==> flow/design.v <==
module FE_STAGE(
  input clk,
  input reset,
  input [1-1:0] from_DE_to_FE,
  input [(1 + 1 + 1 + 32 + 32 )-1:0] from_AGEX_to_FE,   
  input [4-1:0] from_MEM_to_FE,   
  input [4-1:0] from_WB_to_FE, 
  output [16-2-1:0] imem_addr,
  input  [32-1:0] imem_data,
  output[(32+32+32+4)-1:0] FE_latch_out
);
  reg [(32+32+32+4)-1:0] FE_latch;   
  reg [32-1:0] PC_FE_latch;  
  wire [32-1:0] inst_FE;   
  wire [32-1:0] pcplus_FE;   
  wire stall_pipe;  
  wire [(32+32+32+4)-1:0] FE_latch_contents; 
  wire from_AGEX_is_br;
  wire from_AGEX_is_jmp;
  wire from_AGEX_br_cond;
  wire [32-1:0] from_AGEX_br_target;
  wire [32-1:0] from_AGEX_jmp_target;
  reg after_branch;  
  wire busy_stall;
  assign imem_addr = PC_FE_latch[16-1:2];
  assign inst_FE = imem_data;
  assign FE_latch_out = FE_latch;
  assign pcplus_FE = PC_FE_latch + 32'd4;
  assign FE_latch_contents = { 
                                inst_FE,
                                PC_FE_latch, 
                                pcplus_FE,
                                4'b1111  
                                };
   assign  {
                              from_AGEX_is_br,
                              from_AGEX_is_jmp,
                              from_AGEX_br_cond,
                              from_AGEX_br_target,
                              from_AGEX_jmp_target
                              } = from_AGEX_to_FE; 
   assign {
            busy_stall
            } = from_DE_to_FE;
  assign stall_pipe = after_branch;
  always @ (posedge clk or posedge reset) begin
    if(reset) begin
      PC_FE_latch <= 32'h100;
      after_branch <= 0;
      end
    else if(!stall_pipe) begin
            if (((inst_FE[31:28] == 4'b0010) || (inst_FE[31:28] == 4'b0011)) && !busy_stall)  
                after_branch <= 1;
            if (!busy_stall)
                PC_FE_latch <= pcplus_FE;  
            else
                PC_FE_latch <= PC_FE_latch;  
         end
    else if ((from_AGEX_is_br || from_AGEX_is_jmp)) begin
        if (from_AGEX_is_jmp) begin
            PC_FE_latch <= from_AGEX_jmp_target;
            after_branch <= 0; 
        end   
        else if (from_AGEX_br_cond) begin
            PC_FE_latch <= from_AGEX_br_target;
            after_branch <= 0;  
            end
        else
            PC_FE_latch <= PC_FE_latch;
            if (inst_FE[31:28] == 4'b0010)
                after_branch <= 1;
            else
                after_branch <= 0;  
        end
      else
        PC_FE_latch <= PC_FE_latch;
  end
  always @ (posedge clk or posedge reset) begin
    if(reset) 
        begin 
        FE_latch <= {(32+32+32+4){1'b0}}; 
        end 
     else    
        begin
            if (stall_pipe && !busy_stall && !(inst_FE[31:28] == 4'b0010))
                FE_latch <= {(32+32+32+4){1'b0}};  
            else if (!busy_stall)
                FE_latch <= FE_latch_contents; 
        end  
  end
endmodule
module DE_STAGE(
  input clk,
  input reset,
  input [(32+32+32+4)-1:0] from_FE_latch,
  input [(1 + 1 + 1 + 32 + 32 )-1:0] from_AGEX_to_DE,  
  input [4-1:0] from_MEM_to_DE,     
  input [(1 + 1 + 4 + 32 + 32)-1:0] from_WB_to_DE,  
  output [1-1:0] from_DE_to_FE,   
  output[(32+32+32+6+8+32+32+32 + 1 + 1 + 1 + 1 + 1+ 4 + 8 + 4)-1:0] DE_latch_out
);
  reg [(32+32+32+6+8+32+32+32 + 1 + 1 + 1 + 1 + 1+ 4 + 8 + 4)-1:0] DE_latch;
  reg [32-1:0] regs [(1 << 4)-1:0];
  reg [32-1:0] bb_table;  
  wire [32-1:0] inst_DE; 
  wire [32-1:0] inst_logic;
  wire clear_bubble_reg;
  wire [32-1:0] PC_DE;
  wire [32-1:0] pcplus_DE; 
  wire [6-1:0] op1_DE;
  wire [8-1:0] op2_DE;
  wire [16-1:0] imm_DE;
  wire [4-1:0] rd_DE;
  wire [4-1:0] rs_DE;
  wire [4-1:0] rt_DE;
  wire signed [32-1:0] regval1_DE;
  wire signed [32-1:0] regval2_DE;
  wire signed [32-1:0] sxt_imm_DE;
  wire is_br_DE;
  wire is_jmp_DE;
  wire writes_rt;
  wire rd_mem_DE;
  wire wr_mem_DE;
  wire wr_reg_DE;
  wire [4-1:0] wregno_DE;
  reg [32-1:0] prev_inst;
  reg should_bubble;
  wire busy_stall;
  reg [4-1:0] prev_write;
  reg prev_wr_reg_DE;
  wire[(32+32+32+6+8+32+32+32 + 1 + 1 + 1 + 1 + 1+ 4 + 8 + 4)-1:0] DE_latch_contents; 
  wire[4-1:0] bus_canary_DE; 
  wire from_WB_write;
  wire from_WB_readmem;
  wire [4-1:0] from_WB_regno;
  wire [32-1:0] from_WB_memval;
  wire [32-1:0] from_WB_aluval;
  wire from_AGEX_is_br;
  wire from_AGEX_is_jmp;
  wire from_AGEX_br_cond;
  wire [32-1:0] from_AGEX_br_target;
  wire [32-1:0] from_AGEX_jmp_target;
  assign op1_DE = inst_DE[31:26];   
  assign op2_DE = inst_DE[25:18];
  assign imm_DE = inst_DE[23:8];
  assign rd_DE = inst_DE[11:8];
  assign rs_DE = inst_DE[7:4];
  assign rt_DE = inst_DE[3:0];
  assign regval1_DE = regs[rs_DE];
  assign regval2_DE = regs[rt_DE];
  assign writes_rt = ((op1_DE == 6'b010010) || (inst_DE[31] == 1'b1) || (is_jmp_DE));
  assign is_br_DE = (inst_DE[31:28] == 4'b0010);
  assign is_jmp_DE = (inst_DE[31:28] == 4'b0011);
  assign rd_mem_DE = (op1_DE == 6'b010010);  
  assign wr_reg_DE = (writes_rt || (op1_DE == 6'b000000));
  assign wr_mem_DE = (op1_DE == 6'b011010);  
  assign wregno_DE = (writes_rt) ? rt_DE : rd_DE;
  assign DE_latch_out = DE_latch; 
  SXT mysxt (.IN(imm_DE), .OUT(sxt_imm_DE));
  assign {
            inst_DE,
            PC_DE, 
            pcplus_DE,
            bus_canary_DE 
            }  = from_FE_latch;   
  assign {
    from_WB_write,  
    from_WB_readmem,  
    from_WB_regno,  
    from_WB_memval,  
    from_WB_aluval   
  } = from_WB_to_DE;
  assign {
    from_AGEX_is_br,
    from_AGEX_is_jmp,
    from_AGEX_br_cond,
    from_AGEX_br_target,
    from_AGEX_jmp_target
  } = from_AGEX_to_DE;
  assign from_DE_to_FE = {busy_stall};
  wire busy_rs;
  wire busy_rt;
  assign busy_rs = bb_table[rs_DE];
  assign busy_rt = bb_table[rt_DE];
  assign busy_stall = 0;  
    assign DE_latch_contents = {
                                  inst_DE,                         
                                  PC_DE,
                                  pcplus_DE,
                                  op1_DE,
                                  op2_DE,
                                  regval1_DE,
                                  regval2_DE,
                                  sxt_imm_DE,
                                  is_br_DE,
                                  is_jmp_DE,
                                  rd_mem_DE,
                                  wr_mem_DE,
                                  wr_reg_DE,
                                  wregno_DE,
                                  rs_DE,
                                  rt_DE,
                                   bus_canary_DE 
                                  }; 
  always @ (negedge clk or posedge reset) begin
    if(reset) begin
	  	regs[0] <= {32{1'b0}};
	  	regs[1] <= {32{1'b0}};
	   	regs[2] <= {32{1'b0}};
		  regs[3] <= {32{1'b0}};
	  	regs[4] <= {32{1'b0}};
		  regs[5] <= {32{1'b0}};
		  regs[6] <= {32{1'b0}};
		  regs[7] <= {32{1'b0}};
		  regs[8] <= {32{1'b0}};
		  regs[9] <= {32{1'b0}};
		  regs[10] <= {32{1'b0}};
		  regs[11] <= {32{1'b0}};
		  regs[12] <= {32{1'b0}};
		  regs[13] <= {32{1'b0}};
		  regs[14] <= {32{1'b0}};
		  regs[15] <= {32{1'b0}}; 
		  bb_table <= 0;
     end else begin
        if (from_WB_write) begin
            regs[from_WB_regno] <= (from_WB_readmem) ? from_WB_memval : from_WB_aluval;
            bb_table[from_WB_regno] <= 0;  
        end
        if (prev_wr_reg_DE)
            bb_table[prev_write] <= 1;   
     end
  end
  always @ (posedge clk or posedge reset) begin
    if(reset) begin
      DE_latch <= {(32+32+32+6+8+32+32+32 + 1 + 1 + 1 + 1 + 1+ 4 + 8 + 4){1'b0}};
      should_bubble <= 0;
      prev_write <= 0;
      prev_wr_reg_DE <= 0;
      end
     else begin
     if (busy_stall || should_bubble)
        DE_latch <= {(32+32+32+6+8+32+32+32 + 1 + 1 + 1 + 1 + 1+ 4 + 8 + 4){1'b0}};
     else
        DE_latch <= DE_latch_contents;
      if (!busy_stall) begin
        prev_wr_reg_DE <= wr_reg_DE;
        if (wr_reg_DE)                                        
            prev_write <= wregno_DE;
        end
      else begin
        prev_wr_reg_DE <= 0;
        prev_write <= 0;
        end
      if ((!should_bubble) && (!busy_stall))       
        should_bubble <= (is_br_DE || is_jmp_DE);
      else if ((from_AGEX_is_br || from_AGEX_is_jmp))
        should_bubble <= 0;
     end
  end
endmodule
module SXT(IN, OUT);
  parameter IBITS = 16;
  parameter OBITS = 32;
  input  [IBITS-1:0] IN;
  output [OBITS-1:0] OUT;
  assign OUT = {{(OBITS-IBITS){IN[IBITS-1]}}, IN};
endmodule
module AGEX_STAGE(
  input clk,
  input reset,
  input [4 + 1 + 32-1:0] from_MEM_to_AGEX,    
  input [4 + 1 + 32-1:0] from_WB_to_AGEX,   
  input [(32+32+32+6+8+32+32+32 + 1 + 1 + 1 + 1 + 1+ 4 + 8 + 4)-1:0] from_DE_latch,
  output[(32+32+32 + 32 + 1 + 1 + 1 + 4 + 4)-1:0] AGEX_latch_out,
  output[(1 + 1 + 1 + 32 + 32 )-1:0] from_AGEX_to_FE,
  output[(1 + 1 + 1 + 32 + 32 )-1:0] from_AGEX_to_DE
);
  reg [(32+32+32 + 32 + 1 + 1 + 1 + 4 + 4)-1:0] AGEX_latch; 
  assign AGEX_latch_out = AGEX_latch;
  wire[(32+32+32 + 32 + 1 + 1 + 1 + 4 + 4)-1:0] AGEX_latch_contents; 
  wire [32-1:0]inst_AGEX; 
  wire [32-1:0]PC_AGEX;
  wire [32-1:0]pcplus_AGEX; 
  wire [6-1:0] op1_AGEX;
  wire [8-1:0] op2_AGEX;
  wire [16-1:0] imm_AGEX;
  wire signed [32-1:0] regval1_AGEX;
  wire signed [32-1:0] regval2_AGEX;
  wire signed [32-1:0] sxt_imm_AGEX;
  wire signed [32-1:0] raw1;
  wire signed [32-1:0] raw2;
  wire forward_check1EX;
  wire forward_check2EX;
  wire forward_check1MEM;
  wire forward_check2MEM;
  wire [3:0] ex_dest;
  wire ex_write;
  wire [32-1:0] alu_forward; 
  wire [3:0] memwb_dest;
  wire memwb_write;
  wire [32-1:0] wb_forward;
  wire is_br_AGEX;
  wire is_jmp_AGEX;
  wire rd_mem_AGEX;
  wire wr_mem_AGEX;
  wire wr_reg_AGEX;
  wire [4-1:0] wregno_AGEX;
  reg br_cond_AGEX;
  reg [32-1:0] aluout_AGEX; 
  wire[32-1:0] pctarget_AGEX;
  wire[32-1:0] pctarget_AGEX_JMP; 
  wire[3:0] incoming_reg1;
  wire[3:0] incoming_reg2;
  wire[4-1:0] bus_canary_AGEX; 
  always @ (op1_AGEX or regval1_AGEX or regval2_AGEX) begin
    case (op1_AGEX)
      6'b001000 : br_cond_AGEX = (regval1_AGEX == regval2_AGEX);
      6'b001001 : br_cond_AGEX = (regval1_AGEX < regval2_AGEX);
      6'b001010 : br_cond_AGEX = (regval1_AGEX <= regval2_AGEX);
      6'b001011 : br_cond_AGEX = (regval1_AGEX != regval2_AGEX);
      default : br_cond_AGEX = 1'b0;
    endcase
  end
  always @ (op1_AGEX or op2_AGEX or regval1_AGEX or regval2_AGEX or sxt_imm_AGEX) begin
    if(op1_AGEX == 6'b000000)
      case (op2_AGEX)
			8'b00001000	 : aluout_AGEX = {31'b0, regval1_AGEX == regval2_AGEX};
			8'b00001001	 : aluout_AGEX = {31'b0, regval1_AGEX < regval2_AGEX};
		    8'b00001010  : aluout_AGEX = {31'b0, regval1_AGEX <= regval2_AGEX};
		    8'b00001011  : aluout_AGEX = {31'b0, regval1_AGEX != regval2_AGEX};
		    8'b00100000  : aluout_AGEX = (regval1_AGEX + regval2_AGEX);
		    8'b00100100  : aluout_AGEX = (regval1_AGEX & regval2_AGEX);
		    8'b00100101  : aluout_AGEX = (regval1_AGEX | regval2_AGEX);
		    8'b00100110  : aluout_AGEX = (regval1_AGEX ^ regval2_AGEX);
		    8'b00101000  : aluout_AGEX = (regval1_AGEX - regval2_AGEX);
		    8'b00101100  : aluout_AGEX = (~(regval1_AGEX & regval2_AGEX));
		    8'b00101101  : aluout_AGEX = (~(regval1_AGEX | regval2_AGEX));
		    8'b00101110  : aluout_AGEX = (~(regval1_AGEX ^ regval2_AGEX));
		    8'b00110000  : aluout_AGEX = (regval1_AGEX >> regval2_AGEX);
		    8'b00110001  : aluout_AGEX = (regval1_AGEX << regval2_AGEX);
			default	 : aluout_AGEX = {32{1'b0}};
		endcase
	 else if(op1_AGEX == 6'b010010 || op1_AGEX == 6'b011010 || op1_AGEX == 6'b100000)
		aluout_AGEX = regval1_AGEX + sxt_imm_AGEX;
	 else if(op1_AGEX == 6'b100100)
		aluout_AGEX = regval1_AGEX & sxt_imm_AGEX;
	 else if(op1_AGEX == 6'b100101)
		aluout_AGEX = regval1_AGEX | sxt_imm_AGEX;
	 else if(op1_AGEX == 6'b100110)
		aluout_AGEX = regval1_AGEX ^ sxt_imm_AGEX;
     else if(op1_AGEX == 6'b001100)
        aluout_AGEX = PC_AGEX + 4;  
	 else
		aluout_AGEX = {32{1'b0}};
	 end
    assign pctarget_AGEX = PC_AGEX + 4 + 4 * sxt_imm_AGEX;
    assign pctarget_AGEX_JMP = regval1_AGEX + 4 * sxt_imm_AGEX;
    assign {
      ex_dest,
      ex_write,
      alu_forward
    } = from_MEM_to_AGEX;
    assign {
      memwb_dest,
      memwb_write,
      wb_forward
    } = from_WB_to_AGEX;
    wire[4-1:0] in_destex;
    wire[4-1:0] raw_destex;
    assign in_destex = raw_destex;
    wire forward_checkDESTEX;
    assign forward_check1EX = ((incoming_reg1 == ex_dest) & ex_write);
    assign forward_check2EX = ((incoming_reg2 == ex_dest) & ex_write);
    assign forward_checkDESTEX = (((in_destex == ex_dest) & ex_write) & (op1_AGEX == 6'b010010 || op1_AGEX == 6'b011010 || op1_AGEX == 6'b100000));
    assign forward_check1MEM = (memwb_write & (memwb_dest == incoming_reg1) & (~(ex_dest == incoming_reg1) || (ex_write == 0)));
    assign forward_check2MEM = (memwb_write & (memwb_dest == incoming_reg2) & (~(ex_dest == incoming_reg2) || (ex_write == 0)));
    assign forward_checkDESTMEM = ((memwb_write & (memwb_dest == in_destex) & (~(ex_dest == in_destex) || (ex_write == 0))) & (op1_AGEX == 6'b010010 || op1_AGEX == 6'b011010 || op1_AGEX == 6'b100000));
    assign regval1_AGEX = forward_check1EX ? alu_forward : (forward_check1MEM ? wb_forward : raw1);
    assign regval2_AGEX = forward_check2EX ? alu_forward : (forward_check2MEM ? wb_forward : raw2);
    assign wregno_AGEX = in_destex;
    assign  {
                                  inst_AGEX,
                                  PC_AGEX,
                                  pcplus_AGEX,
                                  op1_AGEX,
                                  op2_AGEX,
                                  raw1,
                                  raw2,
                                  sxt_imm_AGEX,                                
                                  is_br_AGEX,
                                  is_jmp_AGEX,
                                  rd_mem_AGEX,
                                  wr_mem_AGEX,
                                  wr_reg_AGEX,
                                  raw_destex,
                                  incoming_reg1,
                                  incoming_reg2,
                                  bus_canary_AGEX
                                  } = from_DE_latch; 
  assign AGEX_latch_contents = {
                                inst_AGEX,
                                PC_AGEX,
                                aluout_AGEX,
                                regval2_AGEX,
                                rd_mem_AGEX,
                                wr_mem_AGEX,
                                wr_reg_AGEX,
                                wregno_AGEX,
                                bus_canary_AGEX     
                                 }; 
  assign from_AGEX_to_FE = {
                                is_br_AGEX,  
                                is_jmp_AGEX,  
                                br_cond_AGEX,  
                                pctarget_AGEX,  
                                pctarget_AGEX_JMP  
                                 }; 
  assign from_AGEX_to_DE = {
                                is_br_AGEX,  
                                is_jmp_AGEX,  
                                br_cond_AGEX,  
                                pctarget_AGEX,  
                                pctarget_AGEX_JMP  
                                 };
  always @ (posedge clk or posedge reset) begin
    if(reset) begin
      AGEX_latch <= {(32+32+32 + 32 + 1 + 1 + 1 + 4 + 4){1'b0}};
        end 
    else 
        begin
            AGEX_latch <= AGEX_latch_contents ;
        end 
  end
endmodule
module MEM_STAGE(
  input clk,
  input reset,
  input  [3:0] KEY,
  output [16-2-1:0] dmem_addr,
  output [32-1:0] dmem_wdata,
  output dmem_we,
  output dmem_re,
  input  [32-1:0] dmem_rdata,
  input [4-1:0] from_WB_to_MEM,  
  input [(32+32+32 + 32 + 1 + 1 + 1 + 4 + 4)-1:0] from_AGEX_latch, 
  output[(32+32+32 +32 + 32 + 1 + 1 + 4 + 1 + 32 + 32 + 4)-1:0] MEM_latch_out,
  output[4-1:0] from_MEM_to_FE,
  output[4-1:0] from_MEM_to_DE,
  output[4 + 1 + 32-1:0] from_MEM_to_AGEX
);
  reg [(32+32+32 +32 + 32 + 1 + 1 + 4 + 1 + 32 + 32 + 4)-1:0] MEM_latch; 
  wire[(32+32+32 +32 + 32 + 1 + 1 + 4 + 1 + 32 + 32 + 4)-1:0] MEM_latch_contents; 
  wire [32-1:0] rd_val_MEM; 
  wire [32-1:0] memaddr_MEM; 
  wire [32-1:0] inst_MEM; 
  wire [32-1:0] PC_MEM;
  wire [32-1:0] aluout_MEM; 
  wire [32-1:0] regval2_MEM;
  wire rd_mem_MEM;
  wire wr_mem_MEM;
  wire wr_reg_MEM;
  wire [4-1:0] wregno_MEM;
  wire [32-1:0 ] regval_MEM;  
   wire [4-1:0] bus_canary_MEM;
  assign rd_val_MEM = (memaddr_MEM == 32'hFFFFF080) ? {{(32-4){1'b0}}, ~KEY} :
  								dmem_rdata;
  assign dmem_addr = memaddr_MEM[16-1:2];
  assign dmem_wdata = regval2_MEM;
  assign dmem_we = wr_mem_MEM;
  assign dmem_re = rd_mem_MEM;
   assign MEM_latch_out = MEM_latch; 
   assign memaddr_MEM = aluout_MEM;
   assign regval_MEM = 0;
   assign {
                                inst_MEM,
                                PC_MEM,
                                aluout_MEM,
                                regval2_MEM,
                                rd_mem_MEM,
                                wr_mem_MEM,
                                wr_reg_MEM,
                                wregno_MEM,
                                 bus_canary_MEM
                                 } = from_AGEX_latch;  
   assign MEM_latch_contents = {
                                inst_MEM,
                                PC_MEM,
                                memaddr_MEM,
                                regval_MEM,
                                regval2_MEM, 
                                wr_mem_MEM,
                                wr_reg_MEM,
                                wregno_MEM,
                                rd_mem_MEM,  
                                rd_val_MEM,  
                                aluout_MEM,  
                              bus_canary_MEM                   
   };
   assign from_MEM_to_AGEX = {
                                wregno_MEM,
                                wr_reg_MEM,
                                aluout_MEM
   };
  always @ (posedge clk or posedge reset) begin
    if(reset) begin
        MEM_latch <= {(32+32+32 +32 + 32 + 1 + 1 + 4 + 1 + 32 + 32 + 4){1'b0}}; 
    end
    else 
     begin 
        MEM_latch <= MEM_latch_contents;
     end 
  end
endmodule
module WB_STAGE(
  input clk,
  input reset,  
  input [(32+32+32 +32 + 32 + 1 + 1 + 4 + 1 + 32 + 32 + 4)-1:0] from_MEM_latch,
  output[4-1:0] from_WB_to_FE,
  output[(1 + 1 + 4 + 32 + 32)-1:0] from_WB_to_DE,  
  output[4 + 1 + 32-1:0] from_WB_to_AGEX,
  output[4-1:0] from_WB_to_MEM,
  output [6:0] HEX0,
  output [6:0] HEX1, 
  output [9:0] LEDR 
);
  wire [32-1:0]inst_WB; 
  wire [32-1:0]PC_WB;
  wire [32-1:0] memaddr_WB; 
  wire [32-1:0] regval_WB; 
  wire [32-1:0] regval2_WB;
  wire wr_mem_WB;
  wire wr_reg_WB;
  wire [4-1:0] wregno_WB;
  wire [4-1:0] bus_canary_WB;
  reg [23:0] HEX_out; 
  reg [9:0] LEDR_out; 
  wire rd_mem_WB;
  wire [32-1:0] rd_val_WB;
  wire [32-1:0] aluout_WB;
 always @ (posedge clk or posedge reset) begin
    if(reset)
	   HEX_out <= 24'hFEDEAD;
	 else if(wr_mem_WB && (memaddr_WB == 32'hFFFFF000))
      HEX_out <= regval2_WB[24-1:0];
  end
  assign HEX0 = HEX_out[3:0];  
  assign HEX1 = HEX_out[7:4];
   assign {
                                inst_WB,                        
                                PC_WB,
                                memaddr_WB,
                                regval_WB,
                                regval2_WB,
                                wr_mem_WB,
                                wr_reg_WB,
                                wregno_WB,
                                rd_mem_WB,
                                rd_val_WB, 
                                aluout_WB, 
                                 bus_canary_WB 
                                 } = from_MEM_latch; 
   assign from_WB_to_DE = {
                                wr_reg_WB,  
                                rd_mem_WB,  
                                wregno_WB,  
                                rd_val_WB,  
                                aluout_WB   
   };
   assign from_WB_to_AGEX = {
                                wregno_WB,
                                wr_reg_WB,
                                aluout_WB
   };
   always @ (posedge clk or posedge reset) begin
    if(reset)
	   LEDR_out <= 0;
	 else if(wr_mem_WB && (memaddr_WB == 32'hFFFFF020))
      LEDR_out <= regval2_WB[10-1:0];
  end
  assign LEDR = LEDR_out;
endmodule 
module project3_frame(
  input        CLOCK_50,
  input        RESET_N,
  input  [3:0] KEY,
  output [6:0] HEX0,
  output [6:0] HEX1,
  output [9:0] LEDR,
  output [16-2-1:0] imem_addr,
  input  [32-1:0] imem_data,
  output [16-2-1:0] dmem_addr,
  output [32-1:0] dmem_wdata,
  output dmem_we,
  output dmem_re,
  input  [32-1:0] dmem_rdata
);
 wire clk;
 wire reset; 
  assign clk = CLOCK_50;
  assign reset = !RESET_N;
  wire [(32+32+32+4)-1:0] FE_latch_out; 
  wire [(32+32+32+6+8+32+32+32 + 1 + 1 + 1 + 1 + 1+ 4 + 8 + 4)-1:0] DE_latch_out; 
  wire [(32+32+32 + 32 + 1 + 1 + 1 + 4 + 4)-1:0] AGEX_latch_out; 
  wire [(32+32+32 +32 + 32 + 1 + 1 + 4 + 1 + 32 + 32 + 4)-1:0] MEM_latch_out;
  wire [1-1:0] from_DE_to_FE;
  wire [(1 + 1 + 1 + 32 + 32 )-1:0] from_AGEX_to_FE;
  wire [4-1:0] from_MEM_to_FE;
  wire [4-1:0] from_WB_to_FE;
  wire [(1 + 1 + 1 + 32 + 32 )-1:0] from_AGEX_to_DE;
  wire [4-1:0] from_MEM_to_DE;
  wire [(1 + 1 + 4 + 32 + 32)-1:0] from_WB_to_DE;
  wire [4 + 1 + 32-1:0] from_MEM_to_AGEX;
  wire [4 + 1 + 32-1:0] from_WB_to_AGEX;
  wire [4-1:0] from_WB_to_MEM;
FE_STAGE my_FE_stage(
    .clk(clk), 
    .reset(reset), 
    .from_DE_to_FE(from_DE_to_FE),
    .from_AGEX_to_FE(from_AGEX_to_FE),
    .from_MEM_to_FE(from_MEM_to_FE),
    .from_WB_to_FE(from_WB_to_FE),
    .imem_addr(imem_addr),
    .imem_data(imem_data),
    .FE_latch_out(FE_latch_out)); 
DE_STAGE my_DE_stage(
  .clk(clk),
  .reset(reset),
  .from_FE_latch(FE_latch_out),
  .from_AGEX_to_DE(from_AGEX_to_DE),  
  .from_MEM_to_DE(from_MEM_to_DE),     
  .from_WB_to_DE(from_WB_to_DE), 
  .from_DE_to_FE(from_DE_to_FE),   
  .DE_latch_out(DE_latch_out)
);
AGEX_STAGE my_AGEX_stage(
  .clk(clk),
  .reset(reset),
  .from_MEM_to_AGEX(from_MEM_to_AGEX),    
  .from_WB_to_AGEX(from_WB_to_AGEX),   
  .from_DE_latch(DE_latch_out),
  .AGEX_latch_out(AGEX_latch_out),
  .from_AGEX_to_FE(from_AGEX_to_FE),
  .from_AGEX_to_DE(from_AGEX_to_DE)
);
MEM_STAGE my_MEM_stage(
  .clk(clk),
  .reset(reset),
  .KEY(KEY),
  .dmem_addr(dmem_addr),
  .dmem_wdata(dmem_wdata),
  .dmem_we(dmem_we),
  .dmem_re(dmem_re),
  .dmem_rdata(dmem_rdata),
  .from_WB_to_MEM(from_WB_to_MEM),  
  .from_AGEX_latch(AGEX_latch_out), 
  .MEM_latch_out(MEM_latch_out),
  .from_MEM_to_FE(from_MEM_to_FE),
  .from_MEM_to_DE(from_MEM_to_DE),
  .from_MEM_to_AGEX(from_MEM_to_AGEX)
);     
WB_STAGE my_WB_stage(
  .clk(clk),
  .reset(reset),  
  .from_MEM_latch(MEM_latch_out),
  .from_WB_to_FE(from_WB_to_FE),
  .from_WB_to_DE(from_WB_to_DE),  
  .from_WB_to_AGEX(from_WB_to_AGEX),
  .from_WB_to_MEM(from_WB_to_MEM),
  .HEX0(HEX0),
  .HEX1(HEX1), 
  .LEDR(LEDR) 
);
endmodule
From RTL to reports: project3_frame
Tool output for the design above, in the order of the flow.
Lines are those of the file above, counted from 1.
Library cell names are shortened.
The mark -- stands for no value.

inputs
  top module = project3_frame
  clock port = CLOCK_50
  cell library = sky130hd
  corner = tt_025C_1v80

Elaborated design
Source: Yosys, flattened and elaborated. Widths are those after wreduce. Registers that Yosys merges into a memory's read port (data or address) are not register bits. Print and check cells do not count.

cells by class
  reductions and logical operators = 36
  multiplexer cells = 29
  eq/ne operators = 89
  bitwise operators = 19
  shifts and indexed selects = 2
  $add $sub $neg = 7
  order comparisons = 2

operators by type and width
  cell                                                  number
  parallel mux 32 bit (select 16 bit)                   2
  2-to-1 mux 32 bit                                     16
  parallel mux 32 bit (select 14 bit)                   1
  2-to-1 mux 195 bit                                    1
  adder 32 bit                                          4
  2-to-1 mux 100 bit                                    1
  equality test 32 bit (second input constant)          3
  inverter 32 bit                                       3
  equality test 4 bit (second input constant)           24
  equality test 8 x 6 -> 1 bit (second input constant)  10
  adder 32 x 3 -> 32 bit (second input constant)        2
  bitwise AND 32 bit                                    2
  bitwise OR 32 bit                                     2
  bitwise XOR 32 bit                                    2
  equality test 4 x 3 -> 1 bit (second input constant)  12
  equality test 4 x 2 -> 1 bit (second input constant)  10
  AND reduction 2 bit                                   17
  subtractor 32 bit                                     1
  <= comparator 32 bit                                  1
  < comparator 32 bit                                   1
  equality test 32 bit                                  1
  inequality test 32 bit                                1
  << shifter 32 x 32 -> 32 bit                          1
  right shift 32 x 32 -> 32 bit                         1
  equality test 8 x 4 -> 1 bit (second input constant)  4
  equality test 6 x 4 -> 1 bit (second input constant)  5
  equality test 4 bit                                   6
  equality test 6 x 5 -> 1 bit (second input constant)  4

Not listed: further kinds 15, cells in them 46.

word-level totals
  register bits after elaboration = 1073
  elaborated cells = 209
  input bits = 70
  output and inout bits = 86

Depth
Yosys ltp: most cells in a row. Word level: on the elaborated netlist, between registers, memories and ports. Mapped: between sequential cells and ports; inverters and the memories' decode and read muxes count.

logic depth
  depth after elaboration = 12
  ABC_AREA = 0
  mapped depth = 24
  gate-level depth less buffers = 19

Synthesis result
The flow's flattened synthesis, as Yosys stat reports it; memories are mapped. The netlist is that of the ABC_AREA named above (0 if unset); the other value can give another one.
Totals and module areas in this step are rounded.

synthesis totals
  cell count = 6277
  sequential area = 23000 um2
  buffers = 542
  cell area after synthesis = 55100 um2
  flip-flops = 917

cell types
  cell type  number  total area (um2)
  dfrtn_1    512     1.28E+04
  dfrtp_1    399     9.98E+03
  a21oi_1    621     3.11E+03
  a22oi_1    365     2.74E+03
  nor2_1     718     2.7E+03
  ha_1       206     2.58E+03
  mux2i_1    242     2.42E+03
  o21ai_0    388     1.94E+03
  nand2_1    449     1.69E+03
  clkbuf_1   396     1.49E+03
  xnor2_1    149     1.31E+03
  nand4_1    159     994.704
  nor3_1     167     835.802
  and2_1     107     669.392
  a221oi_1   76      665.638
  xor2_1     74      648.122
  nand3_1    118     590.566
  inv_1      142     533.011

Not listed: further types 70, cells in them 989.
The figures by module come from a second, unflattened synthesis with its own total; it is not the netlist above.

second synthesis, totals
  cell total of the unflattened synthesis = 7566
  area total of the unflattened synthesis = 68900 um2

Each row is one instance without its submodules.

by module
  module          times used  cells  area (um2)  sequential area (um2)
  DE_STAGE        1           3440   33100       18000
  AGEX_STAGE      1           2949   21800       3480
  FE_STAGE        1           593    6180        3200
  MEM_STAGE       1           380    5800        4280
  WB_STAGE        1           171    1720        457
  SXT             1           32     240         0.0
  project3_frame  1           1      3.8         0.0

Appendix: measured runs

Below are 4 stored runs of the flow (Yosys, OpenROAD; platform sky130hd) on project3_frame, each with its settings and what was measured, unordered. Constraints: input delay and output delay 20% of the set period each, output load 0.01 pF.
"achieved clock period" means the clock period less the worst setup slack. The figure is calculated, with input and output delays left at 20% of the set period.
"worst setup path time" is the time allowed to the run's worst setup path (the clock period less input and output delay, where it has them) less its slack. Clock arrival times count: a late capture clock shortens it, a late launch clock lengthens it.
By "power" is meant OpenSTA's value without simulated activity: inputs other than the clock are taken to toggle once in ten clock periods, and the tool carries that through the logic.
"worst setup path time" is known to 10 ps.
The measured numbers are rounded.

Flow run 1
==> flow/run.sh <==
#!/bin/bash
# the make line also repeats the synthesis and layout settings of config.mk as NAME=value (left out here)
make -C /OpenROAD-flow-scripts/flow DESIGN_CONFIG=/design/flow/config.mk WORK_HOME=/design/flow/orfs CLKGATE_MAP_FILE= finish
==> flow/config.mk <==
export PLATFORM = sky130hd
export DESIGN_NAME = project3_frame
export DESIGN_NICKNAME = project3_frame
export VERILOG_FILES = /design/flow/design.v
export SDC_FILE = /design/flow/constraint.sdc
export NUM_CORES = 4
export LEC_CHECK = 0
export CAP_MARGIN = 20
export CORE_MARGIN = 2
export CORE_UTILIZATION = 40
export SLEW_MARGIN = 20
==> flow/constraint.sdc <==
create_clock -name core_clock -period 8.0 [get_ports {CLOCK_50}]
set_input_delay 1.6000 -clock core_clock [delete_from_list [all_inputs] [get_ports {CLOCK_50}]]
set_output_delay 1.6000 -clock core_clock [all_outputs]
set_load 0.01 [all_outputs]

==> results of flow run 1 <==
chip area after synthesis (Yosys): 55100 um2
die area: 141000 um2
standard-cell area of the final layout: 62300 um2
utilization: 0.455
worst setup slack after layout: 1070 ps
total negative slack: 0 ps
worst hold slack: 341 ps
power: 28400 µW

Flow run 2
==> flow/run.sh <==
#!/bin/bash
# the make line also repeats the synthesis and layout settings of config.mk as NAME=value (left out here)
make -C /OpenROAD-flow-scripts/flow DESIGN_CONFIG=/design/flow/config.mk WORK_HOME=/design/flow/orfs CLKGATE_MAP_FILE= finish
==> flow/config.mk <==
export PLATFORM = sky130hd
export DESIGN_NAME = project3_frame
export DESIGN_NICKNAME = project3_frame
export VERILOG_FILES = /design/flow/design.v
export SDC_FILE = /design/flow/constraint.sdc
export NUM_CORES = 4
export LEC_CHECK = 0
export ABC_AREA = 1
export CAP_MARGIN = 20
export CELL_PAD_IN_SITES_DETAIL_PLACEMENT = 1
export CORE_ASPECT_RATIO = 0.62
export CORE_MARGIN = 8
export CORE_UTILIZATION = 34
export CTS_CLUSTER_SIZE = 37
export GPL_ROUTABILITY_DRIVEN = 1
export MIN_ROUTING_LAYER = met2
export PLACE_DENSITY = 0.8
export SLEW_MARGIN = 20
export TNS_END_PERCENT = 5
==> flow/constraint.sdc <==
create_clock -name core_clock -period 7.02 [get_ports {CLOCK_50}]
set_input_delay 1.4040 -clock core_clock [delete_from_list [all_inputs] [get_ports {CLOCK_50}]]
set_output_delay 1.4040 -clock core_clock [all_outputs]
set_load 0.01 [all_outputs]

==> results of flow run 2 <==
did not finish, routing stopped with GRT-0116

Flow run 3
==> flow/run.sh <==
#!/bin/bash
# the make line also repeats the synthesis and layout settings of config.mk as NAME=value (left out here)
make -C /OpenROAD-flow-scripts/flow DESIGN_CONFIG=/design/flow/config.mk WORK_HOME=/design/flow/orfs CLKGATE_MAP_FILE= finish
==> flow/config.mk <==
export PLATFORM = sky130hd
export DESIGN_NAME = project3_frame
export DESIGN_NICKNAME = project3_frame
export VERILOG_FILES = /design/flow/design.v
export SDC_FILE = /design/flow/constraint.sdc
export NUM_CORES = 4
export LEC_CHECK = 0
export ABC_AREA = 1
export CAP_MARGIN = 15
export CELL_PAD_IN_SITES_DETAIL_PLACEMENT = 1
export CELL_PAD_IN_SITES_GLOBAL_PLACEMENT = 2
export CORE_MARGIN = 2
export CORE_UTILIZATION = 35
export CTS_CLUSTER_DIAMETER = 151
export CTS_CLUSTER_SIZE = 37
export GPL_TIMING_DRIVEN = 0
export HOLD_SLACK_MARGIN = 0.13
export MAX_ROUTING_LAYER = met4
export MIN_ROUTING_LAYER = met1
export PLACE_DENSITY_LB_ADDON = 0.28
export SLEW_MARGIN = 5
export TNS_END_PERCENT = 60
==> flow/constraint.sdc <==
create_clock -name core_clock -period 7.75 [get_ports {CLOCK_50}]
set_input_delay 1.5500 -clock core_clock [delete_from_list [all_inputs] [get_ports {CLOCK_50}]]
set_output_delay 1.5500 -clock core_clock [all_outputs]
set_load 0.01 [all_outputs]

==> results of flow run 3 <==
chip area after synthesis (Yosys): 56900 um2
die area: 166000 um2
standard-cell area of the final layout: 62800 um2
utilization: 0.387
worst setup slack after layout: 31 ps
total negative slack: 0 ps
worst hold slack: 358 ps
power: 29800 µW
achieved clock period: 7719 ps
worst setup path time: 7720 ps
worst setup path kind: register -> register

Flow run 4
==> flow/run.sh <==
#!/bin/bash
# the make line also repeats the synthesis and layout settings of config.mk as NAME=value (left out here)
make -C /OpenROAD-flow-scripts/flow DESIGN_CONFIG=/design/flow/config.mk WORK_HOME=/design/flow/orfs CLKGATE_MAP_FILE= finish
==> flow/config.mk <==
export PLATFORM = sky130hd
export DESIGN_NAME = project3_frame
export DESIGN_NICKNAME = project3_frame
export VERILOG_FILES = /design/flow/design.v
export SDC_FILE = /design/flow/constraint.sdc
export NUM_CORES = 4
export LEC_CHECK = 0
export CAP_MARGIN = 15
export CELL_PAD_IN_SITES_GLOBAL_PLACEMENT = 3
export CORE_MARGIN = 2
export CORE_UTILIZATION = 29
export CTS_CLUSTER_DIAMETER = 370
export SETUP_SLACK_MARGIN = 3.3
export SLEW_MARGIN = 20
export TNS_END_PERCENT = 75
==> flow/constraint.sdc <==
create_clock -name core_clock -period 12.1 [get_ports {CLOCK_50}]
set_input_delay 2.4200 -clock core_clock [delete_from_list [all_inputs] [get_ports {CLOCK_50}]]
set_output_delay 2.4200 -clock core_clock [all_outputs]
set_load 0.01 [all_outputs]

==> results of flow run 4 <==
chip area after synthesis (Yosys): 55100 um2
die area: 193000 um2
standard-cell area of the final layout: 63600 um2
utilization: 0.338
worst setup slack after layout: 3370 ps
total negative slack: 0 ps
worst hold slack: 353 ps
power: 19100 µW
